==> flow/design.v <==
`timescale 1ns / 1ps
module alu(
        oe,
        opcode,
        in1,
        in2,
        carry,
        out,
        flags
    );
parameter width = 16;
parameter flags_width = 5;
input                       oe;
input [3:0]                 opcode;
input [width-1 : 0]         in1;
input [width-1 : 0]         in2;
input                       carry;
output[width-1 : 0]         out;
output[flags_width-1 : 0]   flags;   
reg [width-1 : 0]           result;
reg                         p, s, z, o, c;
always @(*) begin
    case(opcode)
        0: begin
            {c, result} = in1 + in2 + carry;
            o = (in1[width-1] == in2[width-1]) && (in1[width-1] != result[width-1]);
        end
        1: begin
            {c, result} = in1 - in2 - carry;
            o = (in1[width-1] != in2[width-1]) && (in1[width-1] != result[width-1]);
        end
        2: begin
            {c, result} = in2 - in1 - carry;
            o = (in2[width-1] != in1[width-1]) && (in2[width-1] != result[width-1]);
        end
        4: begin
            result = in1 & in2;
            c = 0;
            o = 0;
        end
        5: begin
            result = in1 | in2;
            c = 0;
            o = 0;
        end
        6: begin
            result = in1 ^ in2;
            c = 0;
            o = 0;
        end
        3: begin
            result = ~(in1 | in2);
            c = 0;
            o = 0;
        end
        7: begin
            result = (in1 << 1) | (in2 << 1);
            c = in1[width-1] | in2[width - 1];
            o = result[width-1] != c;
        end
        8: begin
            result = (in1 >> 1) | (in2 >> 1);
            c = in1[0] | in2[0];
            o = in1[width-1] | in2[width-1];
        end
        9: begin
            result = {in1[width-1], in1[width-1:1]} | {in2[width-1], in2[width-1:1]};
            c = in1[0] | in2[0];
            o = 0;
        end
        default: begin
            result = 0;
            c = 0;
            o = 0;
        end
    endcase
    z = result == 0;
    s = result[width-1];
    p = ~^result;
end
assign out = oe ? result : 0;
assign flags = {p, s, z, o, c};
endmodule
`timescale 1ns / 1ps
module bus(
        alu_in,
        ram_in,
        ram_out,
        io_in,
        io_out,
        regs_in,
        regs_out,
        cp_in,
        cp_out,
        ind_in,
        ind_out,
        am_out,
        aie_out,
        t1_out,
        t2_out,
        offset_in,
        ri_out,
        disp_out
    );
parameter width = 16;
input [width-1 : 0] alu_in;
input [width-1 : 0] ram_in;
input [width-1 : 0] io_in;
input [width-1 : 0] regs_in;
input [width-1 : 0] cp_in;
input [width-1 : 0] ind_in;
input [width-1 : 0] offset_in;
output[width-1 : 0] am_out;
output[width-1 : 0] aie_out;
output[width-1 : 0] t1_out;
output[width-1 : 0] t2_out;
output[width-1 : 0] ri_out;
output[width-1 : 0] ram_out;
output[width-1 : 0] io_out;
output[width-1 : 0] regs_out;
output[width-1 : 0] cp_out;
output[width-1 : 0] ind_out;
output[width-1 : 0] disp_out;
wire [width-1 : 0]  bus;
assign bus = alu_in | ram_in | io_in | regs_in | cp_in | ind_in | offset_in;
assign am_out = bus;
assign aie_out = bus;
assign ram_out = bus;
assign io_out = bus;
assign regs_out = bus;
assign cp_out = bus;
assign ind_out = bus;
assign t1_out = bus;
assign t2_out = bus;
assign ri_out = bus;
assign disp_out = bus;
endmodule
`timescale 1ns / 1ps
module register(
        clk,
        rst,
        oe,
        we,
        in,
        out,
        disp_out
    );
parameter width = 16;
input               clk;
input               rst;
input               oe;
input               we;
input [width-1 : 0] in;
output[width-1 : 0] out;
output[width-1 : 0] disp_out;
reg [width-1 : 0]   data;
always @(posedge clk) begin
    if(rst)
        data <= 0;
    else if(we)
        data <= in;
end
assign out = oe ? data : 0;
assign disp_out = data;
endmodule
`timescale 1ns / 1ps
module registers(
        clk,
        oe,
        we,
        addr,
        in,
        out,
        disp_addr,
        disp_out
    );
parameter width = 16;
parameter depth = 8;
parameter addr_width = 3;
input clk;
input oe;
input we;
input [addr_width-1 : 0]    addr;
input [width-1 : 0]         in;
output[width-1 : 0]         out;
input [addr_width-1 : 0]    disp_addr;
output[width-1 : 0]         disp_out;
reg [width-1 : 0]           regs[depth-1 : 0];
always @(posedge clk) begin
    if(we)
        regs[addr] <= in;
end
assign out = oe ? regs[addr] : 0;
assign disp_out = regs[disp_addr];
endmodule
`timescale 1ns / 1ps
module uc(
        clk,
        rst,
        ri,
        ind,
        regs_addr,
        regs_oe,
        regs_we,
        alu_oe,
        alu_carry,
        alu_opcode,
        ram_oe,
        ram_we,
        io_oe,
        io_we,
        cp_oe,
        cp_we,
        ind_sel,
        ind_oe,
        ind_we,
        am_oe,
        am_we,
        aie_oe,
        aie_we,
        t1_oe,
        t1_we,
        t2_oe,
        t2_we,
        ri_oe,
        ri_we,
        disp_state
    );
parameter word_width =          16;
parameter state_width =         16;
input                           clk;
input                           rst;
input [word_width-1 : 0]        ri;
input [word_width-1 : 0]        ind;
output reg                      alu_oe;
output reg                      alu_carry;
output reg[3 : 0]               alu_opcode;
output reg                      ram_oe;
output reg                      ram_we;
output reg                      io_oe;
output reg                      io_we;
output reg[2 : 0]               regs_addr;
output reg                      regs_oe;
output reg                      regs_we;
output reg                      cp_oe;
output reg                      cp_we;
output reg                      ind_sel;         
output reg                      ind_oe;
output reg                      ind_we;
output reg                      am_oe;
output reg                      am_we;
output reg                      aie_oe;
output reg                      aie_we;
output reg                      t1_oe;
output reg                      t1_we;
output reg                      t2_oe;
output reg                      t2_we;
output reg                      ri_oe;           
output reg                      ri_we;
output[state_width-1 : 0]       disp_state;
wire [0:6]                      cop;
wire                            d;
wire [0:1]                      mod;
wire [0:2]                      rg;
wire [0:2]                      rm;
wire [0:3]							  jump_val;
assign jump_val = {ri[4], ri[5], ri[6], ri[7]};
assign cop  = {ri[0], ri[1], ri[2], ri[3], ri[4], ri[5], ri[6]};
assign d    = {ri[7]};
assign mod  = {ri[8], ri[9]};
assign rg   = {ri[10], ri[11], ri[12]};
assign rm   = {ri[13], ri[14], ri[15]};
reg [state_width-1 : 0] state, state_next;
reg [state_width-1 : 0] decoded_src, decoded_src_next;       
reg [state_width-1 : 0] decoded_dst, decoded_dst_next;       
reg [state_width-1 : 0] decoded_exec, decoded_exec_next;     
reg [state_width-1 : 0] decoded_store, decoded_store_next;   
reg decoded_d, decoded_d_next;                               
always @(posedge clk) begin
    state <= 'h00;
    if(!rst) begin
        state <= state_next;
        if(state == 'h20) begin
            decoded_src <= decoded_src_next;
            decoded_dst <= decoded_dst_next;
            decoded_exec <= decoded_exec_next;
            decoded_store <= decoded_store_next;
            decoded_d <= decoded_d_next;
        end
    end
end
always @(*) begin
    state_next = 'h00;
    decoded_src_next = 'h00;
    decoded_dst_next = 'h00;
    decoded_exec_next = 'h00;
    decoded_store_next = 'h00;
    decoded_d_next = 0;
    alu_oe = 0;
    alu_carry = 0;
    alu_opcode = 0;
    ram_oe = 0;
    ram_we = 0;
    io_oe = 0;
    io_we = 0;
    regs_addr = 0;
    regs_oe = 0;
    regs_we = 0;
    cp_oe = 0;
    cp_we = 0;
    ind_sel = 0;
    ind_oe = 0;
    ind_we = 0;
    am_oe = 0;
    am_we = 0;
    aie_oe = 0;
    aie_we = 0;
    t1_oe = 0;
    t1_we = 0;
    t2_oe = 0;
    t2_we = 0;
    ri_oe = 0;
    ri_we = 0;
    case(state)
        'h00: begin
            state_next = 'h10;
        end
        'h10: begin
            cp_oe = 1;
            am_we = 1;
            state_next = 'h10 + 1;
        end
        'h10 + 'd1: begin
            am_oe = 1;
            state_next = 'h10 + 2;
        end
        'h10 + 'd2: begin
            ram_oe = 1;
            ri_we = 1;
            state_next = 'h20;
        end
        'h20: begin
				if(cop[1] == 0)begin		 
					if(cop[3] == 0) begin	 
						if(cop[0] == 0) begin	 
							if(cop[2] == 0) begin	 
								if(cop[5] == 1)begin				 
									decoded_d_next      = d;
									decoded_dst_next    = (mod == 2'b11) || (d == 1) ? 'h50 : 'h54;
									decoded_exec_next   = 'h60;
									decoded_src_next    = (cop[0:6] == 7'b0000011 && mod != 2'b11) ? 'h130 : ((mod == 2'b11) || (d == 1) ? 'h50 : 'h54);
									decoded_store_next  = (mod == 2'b11) || (d == 1) ? 'h70 : 'h74;
								end
								else begin							 
									decoded_d_next      = d;
									decoded_dst_next    = (mod == 2'b11) || (d == 1) ? 'h50 : 'h54;
									decoded_exec_next   = 'h60;
									decoded_src_next    = (cop[4:6]== 3'b101 && mod != 2'b11) ? 'h60 : ((mod == 2'b11) || (d == 0) ? 'h40 : 'h44);
									decoded_store_next  =  cop[4:6]== 3'b101 ? 'h10 : ((mod == 2'b11) || (d == 1) ? 'h70 : 'h74);
								end
							end
							if(cop[2] == 1) begin	 
								if(cop[5] == 1)begin				 
									decoded_d_next      = d;
									decoded_dst_next    = (mod == 2'b11) || (d == 1) ? 'h50 : 'h54;
									decoded_exec_next   = 'h60;
									decoded_src_next    = 'h110;
									decoded_store_next  = (mod == 2'b11) || (d == 1) ? 'h70 : 'h74;
								end
								else begin							 
									decoded_d_next      = d;
									decoded_dst_next    = (mod == 2'b11) || (d == 1) ? 'h50 : 'h54;
									decoded_exec_next   = 'h60;
									decoded_src_next    = 'h110;
									decoded_store_next  =  cop[4:6]== 3'b101 ? 'h10 : ((mod == 2'b11) || (d == 1) ? 'h70 : 'h74);
								end
							end
						end
						if(cop[0] == 1) begin	 
									decoded_d_next      = d;
									decoded_dst_next    = (mod == 2'b11) || (d == 1) ? 'h50 : 'h54;
									decoded_exec_next   = 'h60;
									decoded_src_next    = (cop[0:6] == 7'b1000011 && mod != 2'b11) ? 'h160 : ((mod == 2'b11) || (d == 1) ? 'h50 : 'h54);
									decoded_store_next  = 'h80;
						end
					end
					if(cop[3] == 1) begin	 
						if(cop[0] == 0) begin	 
							if(cop[2] == 0) begin	 
								 decoded_d_next      = 0;
								 decoded_dst_next    = mod == 2'b11 ? 'h50 : 'h54;
								 decoded_src_next    = mod == 2'b11 ? 'h40 : 'h44;
								 decoded_exec_next   = 'h60;
								 decoded_store_next  = mod == 2'b11 ? 'h70 : 'h74; 
							end
						end
						if(cop[0] == 1) begin	 
							if(cop[2] == 0) begin	 
								decoded_src_next	  = 'h60;
							end
						end
					end
				end
				if(cop[1] == 1)begin		 
					if(cop[3] == 0) begin	 
						if(cop[0] == 0) begin	 
							if(cop[2] == 0) begin	 
								decoded_d_next      = d;
								decoded_dst_next    = (mod == 2'b11) || (d == 1) ? 'h50 : 'h54;
								decoded_src_next    = (mod == 2'b11) || (d == 0) ? 'h40 : 'h44;
								decoded_exec_next   = 'h64;
								decoded_store_next  = 'h80 ; 
							end
							if(cop[2] == 1) begin	 
								decoded_d_next      = d;
								decoded_dst_next    = (mod == 2'b11) || (d == 1) ? 'h50 : 'h54; 
								decoded_src_next    = 'h110;
								decoded_exec_next   = 'h64;
								decoded_store_next  = 'h80 ;
							end
						end
					end
					if(cop[3] == 1) begin	 
						if(cop[0] == 0) begin	 
							if(cop[2] == 0) begin	 
								decoded_d_next      = d;
								decoded_dst_next    = (mod == 2'b11) || (d == 1) ? 'h50 : 'h54;	 
								decoded_src_next    = (mod == 2'b11) || (d == 0) ? 'h40 : 'h44;
								decoded_exec_next   = 'h64;
								decoded_store_next  = (mod == 2'b11) || (d == 1) ? 'h70 : 'h74;	 
							end
							if(cop[2] == 1) begin	 
								decoded_d_next      = d;
								decoded_dst_next    = (mod == 2'b11) || (d == 1) ? 'h50 : 'h54; 
								decoded_src_next    = 'h110;
								decoded_exec_next   = 'h64;
								decoded_store_next  = (mod == 2'b11) || (d == 1) ? 'h70 : 'h74;
							end
						end
					end
				end			
					case(mod)
						 2'b00: begin
							  state_next = rm[0] ? 'h34 : 'h30;
						 end
						 2'b11: begin
							  state_next = decoded_src_next;
						 end
						 2'b10: begin
							  state_next = 'h90;
						 end
					endcase
        end
		  'h150:begin
				regs_addr = 3;
				regs_oe = 1;
				t2_we = 1;
				state_next = 'h150 + 1;
		  end
		  'h150 + 'd1:begin
				t1_oe = 0;
				t2_oe = 1;
				alu_opcode = 2;
				alu_carry = 1;
				alu_oe = 1;
				regs_addr = 3;
				regs_we = 1;
				t2_we = 1;
				am_we = 1;
				state_next = 'h150 + 2;
		  end
		  'h150 +'d2:begin
				am_oe = 1;
				ind_oe = 1;
				ram_we = 1;
				state_next = 'h120 + 3;
		  end
		  'h120:begin
				regs_addr = 3;
				regs_oe = 1;
				t2_we = 1;
				state_next = 'h120 + 1;
		  end
		  'h120 + 'd1:begin
				t1_oe = 0;
				t2_oe = 1;
				alu_opcode = 2;
				alu_carry = 1;
				alu_oe = 1;
				regs_addr = 3;
				regs_we = 1;
				t2_we = 1;
				am_we = 1;
				state_next = 'h120 + 2;
		  end
		  'h120 +'d2:begin
				am_oe = 1;
				t1_oe = 1;
				t2_oe = 0;
				alu_opcode = 5;
				alu_oe = 1;
				ram_we = 1;
				state_next = 'h120 + 3;
		  end
		  'h120+'d3:begin
				state_next = 'h80;
		  end
		  'h160:begin
				regs_addr = 3;
				regs_oe = 1;
				am_we = 1;
				t2_we = 1;
				state_next = 'h160 +1;
			end	
		  'h160 + 'd1:begin
				t2_oe = 1;
				alu_opcode = 0;
				alu_carry = 1;
				alu_oe = 1;
				regs_addr = 3;
				regs_we = 1;
				am_oe = 1;
				state_next = 'h160+2;
			end
		  'h160+ 'd2:begin
				ram_oe = 1;
				ind_we = 1;
				state_next = decoded_store;
			end
		  'h130:begin
				regs_addr = 3;
				regs_oe = 1;
				am_we = 1;
				t2_we = 1;
				state_next = 'h130 +1;
			end
			'h130 + 'd1:begin
				t1_oe = 0;
				t2_oe = 1;
				alu_opcode = 0;
				alu_carry = 1;
				alu_oe = 1;
				regs_addr = 3;
				regs_we = 1;
				am_oe = 1;
				state_next = 'h130+2;
			end
			'h130+ 'd2:begin
				ram_oe = 1;
				t2_we = 1;
				if(mod == 2'b11)
					state_next = 'h130+4;
				else
					state_next = 'h130+3;
			end
			'h130+ 'd3:begin
				t1_oe = 1;
				t2_oe = 0;
				alu_opcode = 5;
				alu_oe = 1;
				am_we = 1;
				state_next = 'h130+4;
			end
			'h130+ 'd4:begin
				t1_oe = 0;
				t2_oe = 1;
				alu_opcode = 5;
				alu_oe = 1;
				t1_we = 1;
				state_next = decoded_store;
			end
		  'h90: begin
				cp_oe = 1;
				t1_we = 1;
				state_next = 'h90 + 1;
		  end
		  'h90 + 'd1: begin
				t1_oe = 1;
            t2_oe = 0;
            alu_carry = 1;
            alu_opcode = 0;
				alu_oe = 1;
				cp_we = 1;
				state_next = rm[0] ? 'h34 : 'h30;
		  end
		  'h34: begin
            regs_addr = rm;
            regs_oe = 1;
            if(decoded_d)
                t2_we = 1;
            else
                t1_we = 1;
            if(mod == 2'b10)
					state_next = 'h100;
				else
					if(cop[2] == 1)
						state_next = 'h110;
					else
						state_next = decoded_src;
        end
		  'h30: begin
            regs_addr = rm[1] ? 7 : 6;
            regs_oe = 1;
            t1_we = 1;
            state_next = 'h30 + 1;
        end
        'h30 + 'd1: begin
            regs_addr = rm[2] ? 5 : 4;
            regs_oe = 1;
            t2_we = 1;
            state_next = 'h30 + 2;
        end
        'h30 + 'd2: begin
            t1_oe = 1;
            t2_oe = 1;
            alu_carry = 0;
            alu_opcode = 0;
            alu_oe = 1;
            if(decoded_d)
                t2_we = 1;
            else
                t1_we = 1;
				if(mod == 2'b10)
					state_next = 'h100;
				else
					if(cop[2] == 1)
						state_next = 'h110;
					else
						state_next = decoded_src;
        end
		  'h100: begin
				cp_oe = 1;
            am_we = 1;
				state_next = 'h100 + 1;
		  end
		  'h100 + 'd1: begin
				am_oe = 1;
				state_next = 'h100 + 2;
		  end
		  'h100 + 'd2: begin
				ram_oe = 1;
				if(decoded_d)
                t1_we = 1;
            else
                t2_we = 1;
				state_next = 'h100 + 3;
		  end
		  'h100 + 'd3: begin
				t1_oe = 1;
            t2_oe = 1;
            alu_carry = 0;
            alu_opcode = 0;
            alu_oe = 1;
            if(decoded_d)
                t2_we = 1;
            else
                t1_we = 1;
				if(cop[2] == 1)
					state_next = 'h110;
				else	
					state_next = decoded_src;
		  end
		  'h110: begin
				cp_oe = 1;
				t2_we = 1;
				state_next = 'h110 + 1;
		  end
		  'h110 + 'd1: begin
				t1_oe = 0;
				t2_oe = 1;
				alu_carry = 1;
            alu_opcode = 0;
				alu_oe = 1;
				cp_we = 1;
				state_next = 'h110 + 2;
		  end
		  'h110 + 'd2: begin
				cp_oe = 1;
				am_we = 1;
				state_next = 'h110 + 3;
		  end
		  'h110 + 'd3: begin
				am_oe = 1;
				state_next = 'h110 + 4;
		  end
		  'h110 + 'd4: begin
				ram_oe = 1;
				if(decoded_d)
                t1_we = 1;
            else
                t2_we = 1;
				state_next = decoded_dst;
		  end
        'h40: begin
            regs_addr = decoded_d ? rm : rg;
            regs_oe = 1;
            t2_we = 1;
            state_next = decoded_dst;
        end
        'h44: begin
            t1_oe = 0;
            t2_oe = 1;
            alu_opcode = 5;
            alu_oe = 1;
            am_we = 1;
            state_next = 'h44 + 1;
        end
        'h44 + 'd1: begin
            am_oe = 1;
            state_next = 'h44 + 2;
        end
        'h44 + 'd2: begin
            ram_oe = 1;
            t2_we = 1;
            state_next = decoded_dst;
        end
        'h50: begin
            regs_addr = decoded_d ? rg : rm;
            regs_oe = 1;
            t1_we = 1;
				if(cop[0:6] == 2)
					state_next = 'h120;
				else	if(cop[0:6] == 3)
					state_next = 'h130;
				else	if(cop[0:6] == 7'b1000010)
					state_next = 'h150;
				else	if(cop[0:6] == 7'b1000011)
					state_next = 'h160;
				else
					state_next = decoded_exec;
        end
        'h54: begin
            t1_oe = 1;
            t2_oe = 0;
            alu_opcode = 5;
            alu_oe = 1;
            am_we = 1;
            state_next = 'h54 + 1;
        end
        'h54 + 'd1: begin
            am_oe = 1;
            state_next = 'h54 + 2;
        end
        'h54 + 'd2: begin
            ram_oe = 1;
            t1_we = 1;
				if(cop[0:6] == 2)
					state_next = 'h120;
				else	if(cop[0:6] == 3)
					state_next = 'h130;
				else	if(cop[0:6] == 7'b1000010)
					state_next = 'h150;
				else	if(cop[0:6] == 7'b1000011)
					state_next = 'h160;
				else
					state_next = decoded_exec;
        end
        'h60: begin
					if(cop[0] == 0) begin  
						if(cop[3] == 1) begin
							t1_oe = 1;
							case(cop[4:6])
								 3'b000: begin                                
									  alu_carry = 1;
									  alu_opcode = 0;
								 end
								 3'b001: begin                                
									  alu_carry = 1;
									  alu_opcode = 1;
								 end
								 3'b010: begin                                
									  alu_carry = 0;
									  alu_opcode = 2;
								 end
								 3'b011: begin                                
									  alu_opcode = 3;
								 end
								 3'b100: alu_opcode = 7;                   
								 3'b101: alu_opcode = 8;                   
								 3'b110: alu_opcode = 9;                   
							endcase
							ind_sel = 1;
							ind_we = 1;
						end
						else begin
							case(cop[4:6])
								3'b000: begin												 
									t2_oe = 1;
									alu_opcode = 5;
								end
								3'b101:begin												 
									t1_oe = 1;
									alu_opcode = 5;
									cp_we = 1;
								end
							endcase
						end
						alu_oe = 1;
						t1_we = 1;
						state_next = decoded_store;
					end
					else begin 
						case(jump_val)
							4'b0000: begin									 
								if( (ind[4] | ind[2]) == 1 )
									state_next = 'h140;
								else state_next = 'h80;
							end
							4'b0001: begin									 
								if( ind[3] == 1 )
									state_next = 'h140;
								else state_next = 'h80;
							end
							4'b0010: begin									 
								if( ((ind[1]^ind[3]) | ind[2]) == 1 )
									state_next = 'h140;
								else state_next = 'h80;
							end
							4'b0011: begin									 
								if( (ind[1]^ind[3]) == 1 )
									state_next = 'h140;
								else state_next = 'h80;
							end
							4'b0100: begin									 
								if( ind[2] == 1 )
									state_next = 'h140;
								else state_next = 'h80;
							end
							4'b0101: begin									 
								if( ind[1] == 1 )
									state_next = 'h140;
								else state_next = 'h80;
							end
							4'b0110: begin									 
								if( ind[3] == 1 )
									state_next = 'h140;
								else state_next = 'h80;
							end
							4'b0111: begin									 
								if( ind[4] == 1 )
									state_next = 'h140;
								else state_next = 'h80;
							end
							4'b1000: begin									 
								if( (ind[4] | ind[2] ) == 0 )
									state_next = 'h140;
								else state_next = 'h80;
							end
							4'b1001: begin									 
								if( ind[0] == 0 )
									state_next = 'h140;
								else state_next = 'h80;
							end
							4'b1010: begin									 
								if( ((ind[1]^ind[3]) | ind[2]) == 0 )
									state_next = 'h140;
								else state_next = 'h80;
							end
							4'b1011: begin									 
								if( (ind[1]^ind[3]) == 0 )
									state_next = 'h140;
								else state_next = 'h80;
							end
							4'b1100: begin									 
								if( ind[2] == 0 )
									state_next = 'h140;
								else state_next = 'h80;
							end
							4'b1101: begin									 
								if( ind[1] == 0 )
									state_next = 'h140;
								else state_next = 'h80;
							end
							4'b1110: begin									 
								if( ind[3] == 0 )
									state_next = 'h140;
								else state_next = 'h80;
							end
							4'b1111: begin									 
								if( ind[4] == 0 )
									state_next = 'h140;
								else state_next = 'h80;
							end
						endcase
					end
        end
        'h64: begin
            t1_oe = 1;
            t2_oe = 1;
            case(cop[4:6])
                3'b000: begin                                
                    alu_carry = 0;
                    alu_opcode = 0;
                end
                3'b001: begin                                
                    alu_carry = ind[0];
                    alu_opcode = 0;
                end
                3'b010: begin                                
                    alu_carry = 0;
                    alu_opcode = 1;
                end
                3'b011: begin                                
                    alu_carry = ind[0];
                    alu_opcode = 1;
                end
                3'b100: alu_opcode = 4;                   
                3'b101: alu_opcode = 5;                    
                3'b110: alu_opcode = 6;                   
            endcase
            alu_oe = 1;
            t1_we = 1;
            ind_sel = 1;
            ind_we = 1;
            state_next = decoded_store;
        end
		  'h140:begin
				cp_oe = 1;
				t1_we = 1;
				state_next = 'h140 + 1;
		  end
		  'h140 + 'd1:begin
				ri_oe = 1;
				t2_we = 1;
				state_next = 'h140 + 2;
		  end
		  'h140 + 'd2:begin
				t1_oe = 1;
				t2_oe = 1;
				alu_opcode = 0;
				alu_carry = 0;
				alu_oe = 1;
				cp_we = 1;
				state_next = 'h10;
		  end
        'h70: begin
            t1_oe = 1;
            t2_oe = 0;
            alu_opcode = 5;
            alu_oe = 1;
            regs_addr = decoded_d ? rg : rm;
            regs_we = 1;
            state_next = 'h80;
        end
        'h74: begin
            t1_oe = 1;
            t2_oe = 0;
            alu_opcode = 5;
            alu_oe = 1;
            am_oe = 1;
            ram_we = 1;
            state_next = 'h74 + 1;
        end
        'h74 + 'd1: begin
            state_next = 'h80;
        end
        'h80: begin
            cp_oe = 1;
            t1_we = 1;
            state_next = 'h80 + 1;
        end
        'h80 + 'd1: begin
            t1_oe = 1;
            cp_we = 1;
            alu_oe = 1;
            alu_carry = 1;
            alu_opcode = 0;
            state_next = 'h10;
        end
        default: ;
    endcase
end
assign disp_state = state;
endmodule
`timescale 1ns / 1ps
module calc_didactic(
        clk,
        rst,
        mem_addr,
        mem_we,
        mem_wdata,
        mem_rdata
    );
parameter addr_width = 10;
parameter word_width = 16;
input                       clk;
input                       rst;
output[addr_width-1 : 0]    mem_addr;
output                      mem_we;
output[word_width-1 : 0]    mem_wdata;
input [word_width-1 : 0]    mem_rdata;
wire[word_width-1 : 0]      disp_cp, disp_ind, disp_am, disp_aie, disp_t1, disp_t2, disp_ri, disp_mag;
wire[word_width-1 : 0]      disp_state, disp_reg_data;
wire[word_width-1 : 0]      io_in;
wire                        io_oe, io_we;
wire                        cp_oe;
wire                        cp_we;
wire[word_width-1 : 0]      cp_in;
wire[word_width-1 : 0]      cp_out;
register #(word_width) cp(clk, rst, cp_oe, cp_we, cp_in, cp_out, disp_cp);
wire                        ind_oe;
wire                        ind_we;
wire[word_width-1 : 0]      ind_in;
wire[word_width-1 : 0]      ind_out;
register #(word_width) ind(clk, rst, ind_oe, ind_we, ind_in, ind_out, disp_ind);
wire                        am_oe;
wire                        am_we;
wire[word_width-1 : 0]      am_in;
wire[word_width-1 : 0]      am_out;
register #(word_width) am(clk, rst, am_oe, am_we, am_in, am_out, disp_am);
wire                        aie_oe;
wire                        aie_we;
wire[word_width-1 : 0]      aie_in;
wire[word_width-1 : 0]      aie_out;
register #(word_width) aie(clk, rst, aie_oe, aie_we, aie_in, aie_out, disp_aie);
wire                        t1_oe;
wire                        t1_we;
wire[word_width-1 : 0]      t1_in;
wire[word_width-1 : 0]      t1_out;
register #(word_width) t1(clk, rst, t1_oe, t1_we, t1_in, t1_out, disp_t1);
wire                        t2_oe;
wire                        t2_we;
wire[word_width-1 : 0]      t2_in;
wire[word_width-1 : 0]      t2_out;
register #(word_width) t2(clk, rst, t2_oe, t2_we, t2_in, t2_out, disp_t2);
wire                        ri_oe;
wire                        ri_we;
wire[word_width-1 : 0]      ri_in;
wire[word_width-1 : 0]      ri_out;
register #(word_width) ri(clk, rst, ri_oe, ri_we, ri_in, ri_out, disp_ri);
wire                        alu_oe;
wire[3 : 0]                 alu_opcode;
wire                        alu_carry;
wire[word_width-1 : 0]      alu_out;
wire[4 : 0]                 alu_flags;
alu #(word_width, 5) alu(alu_oe, alu_opcode, t1_out, t2_out, alu_carry, alu_out, alu_flags);
wire                        ram_oe;
wire                        ram_we;
wire[word_width-1 : 0]      ram_in;
wire[word_width-1 : 0]      ram_out;
assign mem_addr = am_out[addr_width-1 : 0];
assign mem_we = ram_we;
assign mem_wdata = ram_in;
assign ram_out = ram_oe ? mem_rdata : 0;
wire                        regs_oe;
wire                        regs_we;
wire[2 : 0]                 regs_addr;
wire[word_width-1 : 0]      regs_in;
wire[word_width-1 : 0]      regs_out;
registers #(word_width) regs(clk, regs_oe, regs_we, regs_addr, regs_in, regs_out, 3'b000, disp_reg_data);
wire                        ind_sel;
wire[word_width-1 : 0]      ind_mag;
assign ind_in = ind_sel ? alu_flags : ind_mag;
wire[word_width-1 : 0]      offset_out;
assign offset_out = {{8{ri_out[8]}}, ri_out[8], ri_out[9], ri_out[10], ri_out[11], ri_out[12], ri_out[13], ri_out[14], ri_out[15]};
bus #(word_width) mag(alu_out, ram_out, ram_in, {word_width{1'b0}}, io_in, regs_out, regs_in, cp_out, cp_in, ind_out, ind_mag, am_in, aie_in, t1_in, t2_in, offset_out, ri_in, disp_mag);
uc #(word_width) uc(clk, rst, disp_ri, disp_ind, regs_addr, regs_oe, regs_we, alu_oe, alu_carry, alu_opcode, ram_oe, ram_we, io_oe, io_we, cp_oe, cp_we, ind_sel, ind_oe, ind_we, am_oe, am_we, aie_oe, aie_we, t1_oe, t1_we, t2_oe, t2_we, ri_oe, ri_we, disp_state);
endmodule
==> reports on calc_didactic <==
Tool chain data of calc_didactic
Each step is given for the RTL above and for the edited RTL. "unedited" refers to lines of the RTL above, "edited" to lines of the edited file. "difference" is "edited" less "unedited", of the values as shown; "relative change" is that difference over "unedited", in percent. Library cell names are shortened. A cell with -- has no value.

Top module: calc_didactic. Clock port: clk. Standard-cell library: sky130hd. Corner: tt_025C_1v80.

The edit
Unified diff, file above to edited file. The edit is scripted: it alters the design's behaviour and was not made to optimise anything.

```diff
@@ -1042,5 +1042,7 @@
 assign mem_we = ram_we;
 assign mem_wdata = ram_in;
-assign ram_out = ram_oe ? mem_rdata : 0;
+reg [word_width-1 : 0] ram_out_d1;
+always @(posedge clk) ram_out_d1 <= ram_oe ? mem_rdata : 0;
+assign ram_out = ram_out_d1;
 wire                        regs_oe;
 wire                        regs_we;
```

Elaborated design
Counts by Yosys on the flattened word-level netlist (proc, flatten, opt, wreduce; memories kept). Register bits leave out memories and registers merged into their read ports (data or address). Print and check cells are left out. Memory sizes are those after Yosys's memory passes, which may raise the word count (mostly to a power of two), join words into wider ones and drop unused or constant bits.

Cells by class: add/sub/neg operators (unedited 6, edited 6, difference 0, relative change 0.00%); equality and inequality tests (unedited 99, edited 99, difference 0, relative change 0.00%); mux-type cells (unedited 159, edited 158, difference -1, relative change -0.63%); bitwise gates (word level) (unedited 19, edited 19, difference 0, relative change 0.00%); reductions and logical operators (unedited 53, edited 53, difference 0, relative change 0.00%).

Operator list: 2-to-1 mux 16 bit (unedited 67, edited 65, difference -2, relative change -2.99%); 2-to-1 mux 9 bit (unedited 15, edited 16, difference +1, relative change +6.67%); 2-to-1 mux 1 bit (unedited 40, edited 40, difference 0, relative change 0.00%); == test 16 x 9 -> 1 bit with constant B (unedited 27, edited 27, difference 0, relative change 0.00%); == test 16 x 7 -> 1 bit with constant B (unedited 13, edited 13, difference 0, relative change 0.00%); OR reduction 2 bit (unedited 13, edited 13, difference 0, relative change 0.00%); 2-to-1 mux 3 bit (unedited 12, edited 12, difference 0, relative change 0.00%); == test 4 bit with constant B (unedited 10, edited 10, difference 0, relative change 0.00%); == test 4 x 3 -> 1 bit with constant B (unedited 8, edited 8, difference 0, relative change 0.00%); OR 16 bit (unedited 8, edited 8, difference 0, relative change 0.00%); logical AND 1 bit (unedited 6, edited 6, difference 0, relative change 0.00%); != test 1 bit (unedited 6, edited 6, difference 0, relative change 0.00%); case mux 1 bit (select 2 bit) (unedited 6, edited 6, difference 0, relative change 0.00%); OR reduction 3 bit (unedited 6, edited 6, difference 0, relative change 0.00%); == test 16 x 6 -> 1 bit with constant B (unedited 5, edited 5, difference 0, relative change 0.00%); == test 16 x 8 -> 1 bit with constant B (unedited 4, edited 4, difference 0, relative change 0.00%); == test 4 x 2 -> 1 bit with constant B (unedited 4, edited 4, difference 0, relative change 0.00%); OR reduction 7 bit (unedited 4, edited 4, difference 0, relative change 0.00%); == test 16 x 5 -> 1 bit with constant B (unedited 3, edited 3, difference 0, relative change 0.00%); == test 3 bit with constant B (unedited 3, edited 3, difference 0, relative change 0.00%); == test 32 x 1 -> 1 bit with constant B (unedited 3, edited 3, difference 0, relative change 0.00%); zero test 32 bit (unedited 3, edited 3, difference 0, relative change 0.00%); OR 1 bit (unedited 3, edited 3, difference 0, relative change 0.00%); == test 2 bit with constant B (unedited 2, edited 2, difference 0, relative change 0.00%); == test 3 x 2 -> 1 bit with constant B (unedited 2, edited 2, difference 0, relative change 0.00%); == test 4 x 1 -> 1 bit with constant B (unedited 2, edited 2, difference 0, relative change 0.00%); == test 7 x 2 -> 1 bit with constant B (unedited 2, edited 2, difference 0, relative change 0.00%); == test 7 bit with constant B (unedited 2, edited 2, difference 0, relative change 0.00%).

Not every row of either side is listed.

Storage and ports: bits in registers (unedited 171, edited 187, difference +16, relative change +9.36%); memory bits (writable) (unedited 128, edited 128, difference 0, relative change 0.00%); memories (unedited 1, edited 1, difference 0, relative change 0.00%); bits of input ports (unedited 18, edited 18, difference 0, relative change 0.00%).

Memories: words x width with read and write ports (unedited regs.regs 8x16 r1 w1, edited regs.regs 8x16 r1 w1).

Depth
Yosys ltp: most cells in a row. Word level: on the elaborated netlist, between registers, memories and ports. Mapped: between sequential cells and ports; inverters and the memories' decode and read muxes count.

Depth: depth in word-level cells (unedited 22, edited 22, difference 0, relative change 0.00%); ABC_AREA (unedited 0, edited 0); mapped depth (unedited 29, edited 30, difference +1, relative change +3.45%).

After synthesis
Yosys stat after the flow's synthesis: flattened, memories mapped to cells. It holds for the ABC_AREA given above (unset counts as 0); a run with the other value may have another netlist.

Synthesis totals: mapped cells (unedited 1833, edited 1882, difference +49, relative change +2.67%); mapped area (sq um) (unedited 16478.3, edited 16988.8, difference +510.5, relative change +3.10%); sequential part of the area (sq um) (unedited 6195.9, edited 6516.2, difference +320.3, relative change +5.17%); flip-flops (unedited 239, edited 255, difference +16, relative change +6.69%); buffer cells (unedited 121, edited 116, difference -5, relative change -4.13%).

Cells by type: mux2i_1 (unedited 23, edited 49, difference +26, relative change +113.04%); nor2b_1 (unedited 16, edited 42, difference +26, relative change +162.50%); dfxtp_1 (unedited 98, edited 114, difference +16, relative change +16.33%); nand2_1 (unedited 221, edited 207, difference -14, relative change -6.33%); and2_1 (unedited 31, edited 18, difference -13, relative change -41.94%); clkbuf_1 (unedited 70, edited 80, difference +10, relative change +14.29%); buf_2 (unedited 30, edited 20, difference -10, relative change -33.33%); a31oi_1 (unedited 16, edited 26, difference +10, relative change +62.50%); mux4_2 (unedited 13, edited 3, difference -10, relative change -76.92%); a311oi_1 (unedited 1, edited 11, difference +10, relative change +1000.00%); a21oi_1 (unedited 98, edited 105, difference +7, relative change +7.14%); nand3_1 (unedited 53, edited 60, difference +7, relative change +13.21%); o21ai_0 (unedited 74, edited 68, difference -6, relative change -8.11%); and3_1 (unedited 13, edited 19, difference +6, relative change +46.15%); o211ai_1 (unedited 23, edited 18, difference -5, relative change -21.74%); buf_1 (unedited 9, edited 4, difference -5, relative change -55.56%); mux2_2 (unedited 2, edited 7, difference +5, relative change +250.00%); inv_1 (unedited 103, edited 107, difference +4, relative change +3.88%).

Not every row of either side is listed. By module: a second synthesis without flattening, with its own total; a netlist apart from the flattened one above.

Second synthesis, totals: cells (unflattened synthesis) (unedited 2119, edited 2134, difference +15, relative change +0.71%); area (unflattened synthesis) (sq um) (unedited 19582.5, edited 20135.6, difference +553.1, relative change +2.82%).

Each row is one instance without its submodules.

By module, unedited: registers (width=16) (instances 1, cells 361, area 6138.4 sq um); alu (instances 1, cells 638, area 4355.4 sq um); register (width=16) (instances 6, cells 69, area 684.4 sq um); uc (word_width=16) (instances 1, cells 462, area 3265.6 sq um); bus (width=16) (instances 1, cells 208, area 1441.4 sq um); calc_didactic (instances 1, cells 36, area 275.3 sq um).

By module, edited: registers (width=16) (instances 1, cells 361, area 6138.4 sq um); alu (instances 1, cells 637, area 4588.2 sq um); register (width=16) (instances 6, cells 69, area 684.4 sq um); uc (word_width=16) (instances 1, cells 462, area 3265.6 sq um); bus (width=16) (instances 1, cells 208, area 1441.4 sq um); calc_didactic (instances 1, cells 52, area 595.6 sq um).

Worst setup path after synthesis
OpenSTA on the mapped netlist: ideal clock, no wires. The path of least setup slack (recovery checks aside). Input and output delay are each 20% of the period. Register names are those of the netlist, which keeps one name where synthesis merged equal registers.

Path after synthesis: path kind (unedited reg2out, edited reg2out); start (unedited register uc.state[2], edited register uc.state[5]); end (unedited output mem_wdata[15], edited output mem_wdata[14]); period (ns) (unedited 10.0, edited 10.0, difference 0.0, relative change 0.00%); launch time at the first pin (ns) (unedited 0.000, edited 0.000, difference 0.000); arrival (ns) (unedited 4.994, edited 5.547, difference +0.553, relative change +11.07%); required time (ns) (unedited 8.000, edited 8.000, difference 0.000, relative change 0.00%); path slack (ns) (unedited 3.006, edited 2.453, difference -0.553); path delay (ns) (unedited 4.994, edited 5.547, difference +0.553, relative change +11.07%); stages (unedited 22, edited 24, difference +2, relative change +9.09%); buffers on the path (unedited 5, edited 4, difference -1, relative change -20.00%); synthesis period reached (ns) (unedited 6.994, edited 7.547, difference +0.553, relative change +7.91%).

"path delay" is the arrival time less input delay plus setup time. A path that ends at an output port has no setup time. "stages": output pins that drive a net of the path, with the launching flip-flop's if there is one; two outputs of one cell count as two. "synthesis period reached" = period - worst setup slack (recovery checks aside). The figure is calculated, with input and output delays left at 20% of the set period. Between the ends stands the longest chain of elaborated cells between them, by number of cells; it is not shown to be the way that was timed. Of several equally long chains one is given. Each line given opens the expression or statement behind the cell; cells for indexed reads and writes are added by Yosys, which also makes memories of some case tables.

On the way, after synthesis, unedited:
Cell sequence: dfxtp_1 > buf_4 > buf_4 > or4_1 > clkbuf_1 > nor4_1 > a211o_1 > or2_2 > buf_2 > buf_1 > nand2_1 > ha_1 > inv_1 > ha_1 > a21o_1 > a21o_1 > a21o_1 > or3b_2 > o221ai_1 > xnor2_2 > a211oi_4 > o21bai_1. Under length of the longest elaborated chain stands 13. The figure for elaborated cells on any way between the ends is 103.

RTL lines, path after synthesis, unedited: start, declared (line 273) `reg [state_width-1 : 0] state, state_next;`; start, assigned (line 280) `state <= 'h00;`; start, assigned (line 282) `state <= state_next;`; == test 16 x 9 -> 1 bit (line 324) `case(state)`; OR reduction 11 bit; case mux 1 bit (select 2 bit) (line 324); 2-to-1 mux 16 bit (line 163) `assign out = oe ? data : 0;`; subtractor 16 x 16 -> 17 bit (line 33) `{c, result} = in2 - in1 - carry;`; subtractor 17 x 1 -> 17 bit (line 33); case mux 16 bit (select 10 bit) (line 23) `case(opcode)`; 2-to-1 mux 16 bit (line 81) `assign out = oe ? result : 0;`; OR 16 bit x5 (line 125) `assign bus = alu_in | ram_in | io_in | regs_in | cp_in | ind_in | offset_in;`; end, declared (line 990) `output[word_width-1 : 0]    mem_wdata;`.

On the way, after synthesis, edited:
Cell sequence: dfxtp_1 > buf_2 > buf_4 > nor4b_1 > a22oi_1 > nand2_1 > or4_1 > buf_2 > clkbuf_1 > nand2_1 > inv_1 > fa_1 > inv_1 > fa_1 > o21ba_2 > o311ai_0 > nand4_1 > a311oi_1 > a31oi_1 > xnor2_1 > a221oi_1 > o21ai_1 > a2111oi_2 > inv_1. Under length of the longest elaborated chain stands 13. The figure for elaborated cells on any way between the ends is 94.

RTL lines, path after synthesis, edited: start, declared (line 273) `reg [state_width-1 : 0] state, state_next;`; start, assigned (line 280) `state <= 'h00;`; start, assigned (line 282) `state <= state_next;`; == test 16 x 9 -> 1 bit (line 324) `case(state)`; OR reduction 11 bit; case mux 1 bit (select 2 bit) (line 324); 2-to-1 mux 16 bit (line 163) `assign out = oe ? data : 0;`; subtractor 16 x 16 -> 17 bit (line 33) `{c, result} = in2 - in1 - carry;`; subtractor 17 x 1 -> 17 bit (line 33); case mux 16 bit (select 10 bit) (line 23) `case(opcode)`; 2-to-1 mux 16 bit (line 81) `assign out = oe ? result : 0;`; OR 16 bit x5 (line 125) `assign bus = alu_in | ram_in | io_in | regs_in | cp_in | ind_in | offset_in;`; end, declared (line 990) `output[word_width-1 : 0]    mem_wdata;`.

Path in the finished layout
Path of least setup slack in the final report of each run of pair 1 (OpenROAD, finished layout, wires in). Where an end is a register, its clock arrival counts in the times.

Path post-layout: path kind (unedited reg2out, edited reg2out); start (unedited register uc.state[0], edited register uc.state[5]); end (unedited output mem_wdata[10], edited output mem_wdata[12]); period (ns) (unedited 9.71, edited 9.71, difference 0.00, relative change 0.00%); launch time at the first pin (ns) (unedited 0.55, edited 0.56, difference +0.01, relative change +1.82%); arrival (ns) (unedited 7.45, edited 7.55, difference +0.10, relative change +1.34%); required time (ns) (unedited 7.77, edited 7.77, difference 0.00, relative change 0.00%); path slack (ns) (unedited 0.32, edited 0.22, difference -0.10); stages (unedited 21, edited 21, difference 0, relative change 0.00%); buffers on the path (unedited 2, edited 3, difference +1, relative change +50.00%).

Between the ends stands the longest chain of elaborated cells between them, by number of cells; it is not shown to be the way that was timed. Of several equally long chains one is given.

On the way, post-layout, unedited:
Cell sequence: dfxtp_1 > buf_4 > and2_1 > a32oi_1 > o21ai_0 > or2_2 > nand2_1 > inv_1 > fa_1 > inv_1 > fa_1 > o21ba_2 > o21ai_0 > a2111oi_0 > o21ai_0 > a221oi_1 > xnor2_1 > a211oi_1 > o2111a_2 > inv_1 > clkdlybuf4s50_1. Under length of the longest elaborated chain stands 13. The figure for elaborated cells on any way between the ends is 104.

RTL lines, path post-layout, unedited: start, declared (line 273) `reg [state_width-1 : 0] state, state_next;`; start, assigned (line 280) `state <= 'h00;`; start, assigned (line 282) `state <= state_next;`; == test 16 x 9 -> 1 bit (line 324) `case(state)`; OR reduction 11 bit; case mux 1 bit (select 2 bit) (line 324); 2-to-1 mux 16 bit (line 163) `assign out = oe ? data : 0;`; subtractor 16 x 16 -> 17 bit (line 33) `{c, result} = in2 - in1 - carry;`; subtractor 17 x 1 -> 17 bit (line 33); case mux 16 bit (select 10 bit) (line 23) `case(opcode)`; 2-to-1 mux 16 bit (line 81) `assign out = oe ? result : 0;`; OR 16 bit x5 (line 125) `assign bus = alu_in | ram_in | io_in | regs_in | cp_in | ind_in | offset_in;`; end, declared (line 990) `output[word_width-1 : 0]    mem_wdata;`.

On the way, post-layout, edited:
Cell sequence: dfxtp_1 > buf_4 > or4b_1 > o211ai_1 > or4_1 > buf_4 > and2_1 > ha_1 > inv_1 > ha_1 > a21o_1 > a31o_2 > a31oi_1 > o21ai_0 > a31oi_1 > xnor2_1 > a221oi_1 > a21boi_0 > o221a_2 > inv_1 > clkdlybuf4s50_1. Under length of the longest elaborated chain stands 13. The figure for elaborated cells on any way between the ends is 94.

RTL lines, path post-layout, edited: start, declared (line 273) `reg [state_width-1 : 0] state, state_next;`; start, assigned (line 280) `state <= 'h00;`; start, assigned (line 282) `state <= state_next;`; == test 16 x 9 -> 1 bit (line 324) `case(state)`; OR reduction 11 bit; case mux 1 bit (select 2 bit) (line 324); 2-to-1 mux 16 bit (line 163) `assign out = oe ? data : 0;`; subtractor 16 x 16 -> 17 bit (line 33) `{c, result} = in2 - in1 - carry;`; subtractor 17 x 1 -> 17 bit (line 33); case mux 16 bit (select 10 bit) (line 23) `case(opcode)`; 2-to-1 mux 16 bit (line 81) `assign out = oe ? result : 0;`; OR 16 bit x5 (line 125) `assign bus = alu_in | ram_in | io_in | regs_in | cp_in | ind_in | offset_in;`; end, declared (line 990) `output[word_width-1 : 0]    mem_wdata;`.

Measured runs
Runs of the flow (Yosys, OpenROAD) on both versions; the two runs of a pair have the same settings. The constraints put input and output delay at 20% of the set period each and load the outputs with 0.01 pF.

Flow settings, pair 1:
For CORE_UTILIZATION the number is 40. period_ns: 9.71. For CAP_MARGIN the number is 20. Under CORE_MARGIN stands 2. The figure for SLEW_MARGIN is 20.

Final reports, pair 1: synthesis area (sq um) (unedited 16478.3, edited 16988.8, difference +510.5, relative change +3.10%); area of the die (sq um) (unedited 42834.5, edited 44135.7, difference +1301.2, relative change +3.04%); standard-cell area of the final layout (sq um) (unedited 18388.9, edited 18978.2, difference +589.3, relative change +3.20%); utilization of the finished layout (%) (unedited 45.1, edited 45.2, difference +0.1); smallest setup slack (ns) (unedited 0.321, edited 0.216, difference -0.105); final setup TNS (ns) (unedited 0.000, edited 0.000, difference 0.000); lowest hold slack (ns) (unedited 0.449, edited 0.459, difference +0.010); total power after layout (W) (unedited 0.002426, edited 0.002489, difference +0.000063, relative change +2.60%); reached clock period (ns) (unedited 9.389, edited 9.494, difference +0.105, relative change +1.12%).

Flow settings, pair 2:
The figure for ABC_AREA is 1. For CAP_MARGIN the number is 5. For CORE_UTILIZATION the number is 52. GPL_ROUTABILITY_DRIVEN: 1. HOLD_SLACK_MARGIN: 0.12. MIN_ROUTING_LAYER: met1. PLACE_DENSITY_LB_ADDON: 0.2. SETUP_SLACK_MARGIN: -0.31. The figure for SLEW_MARGIN is 5. period_ns: 7.85. Under CORE_MARGIN stands 2.

Final reports, pair 2: synthesis area (sq um) (unedited 16623.4, edited 16866.2, difference +242.8, relative change +1.46%); area of the die (sq um) (unedited 33414.0, edited 33891.0, difference +477.0, relative change +1.43%); standard-cell area of the final layout (sq um) (unedited 18149.9, edited 18656.6, difference +506.7, relative change +2.79%); utilization of the finished layout (%) (unedited 57.5, edited 58.8, difference +1.3); smallest setup slack (ns) (unedited 0.048, edited 0.068, difference +0.020); final setup TNS (ns) (unedited 0.000, edited 0.000, difference 0.000); lowest hold slack (ns) (unedited 0.466, edited 0.467, difference +0.001); total power after layout (W) (unedited 0.002674, edited 0.002837, difference +0.000163, relative change +6.10%); reached clock period (ns) (unedited 7.802, edited 7.782, difference -0.020, relative change -0.26%).

"reached clock period" = clock period - worst setup slack. The figure is calculated, with input and output delays left at 20% of the set period. "total power after layout" rests on the timing tool's default activity at the inputs, not on a simulated workload.
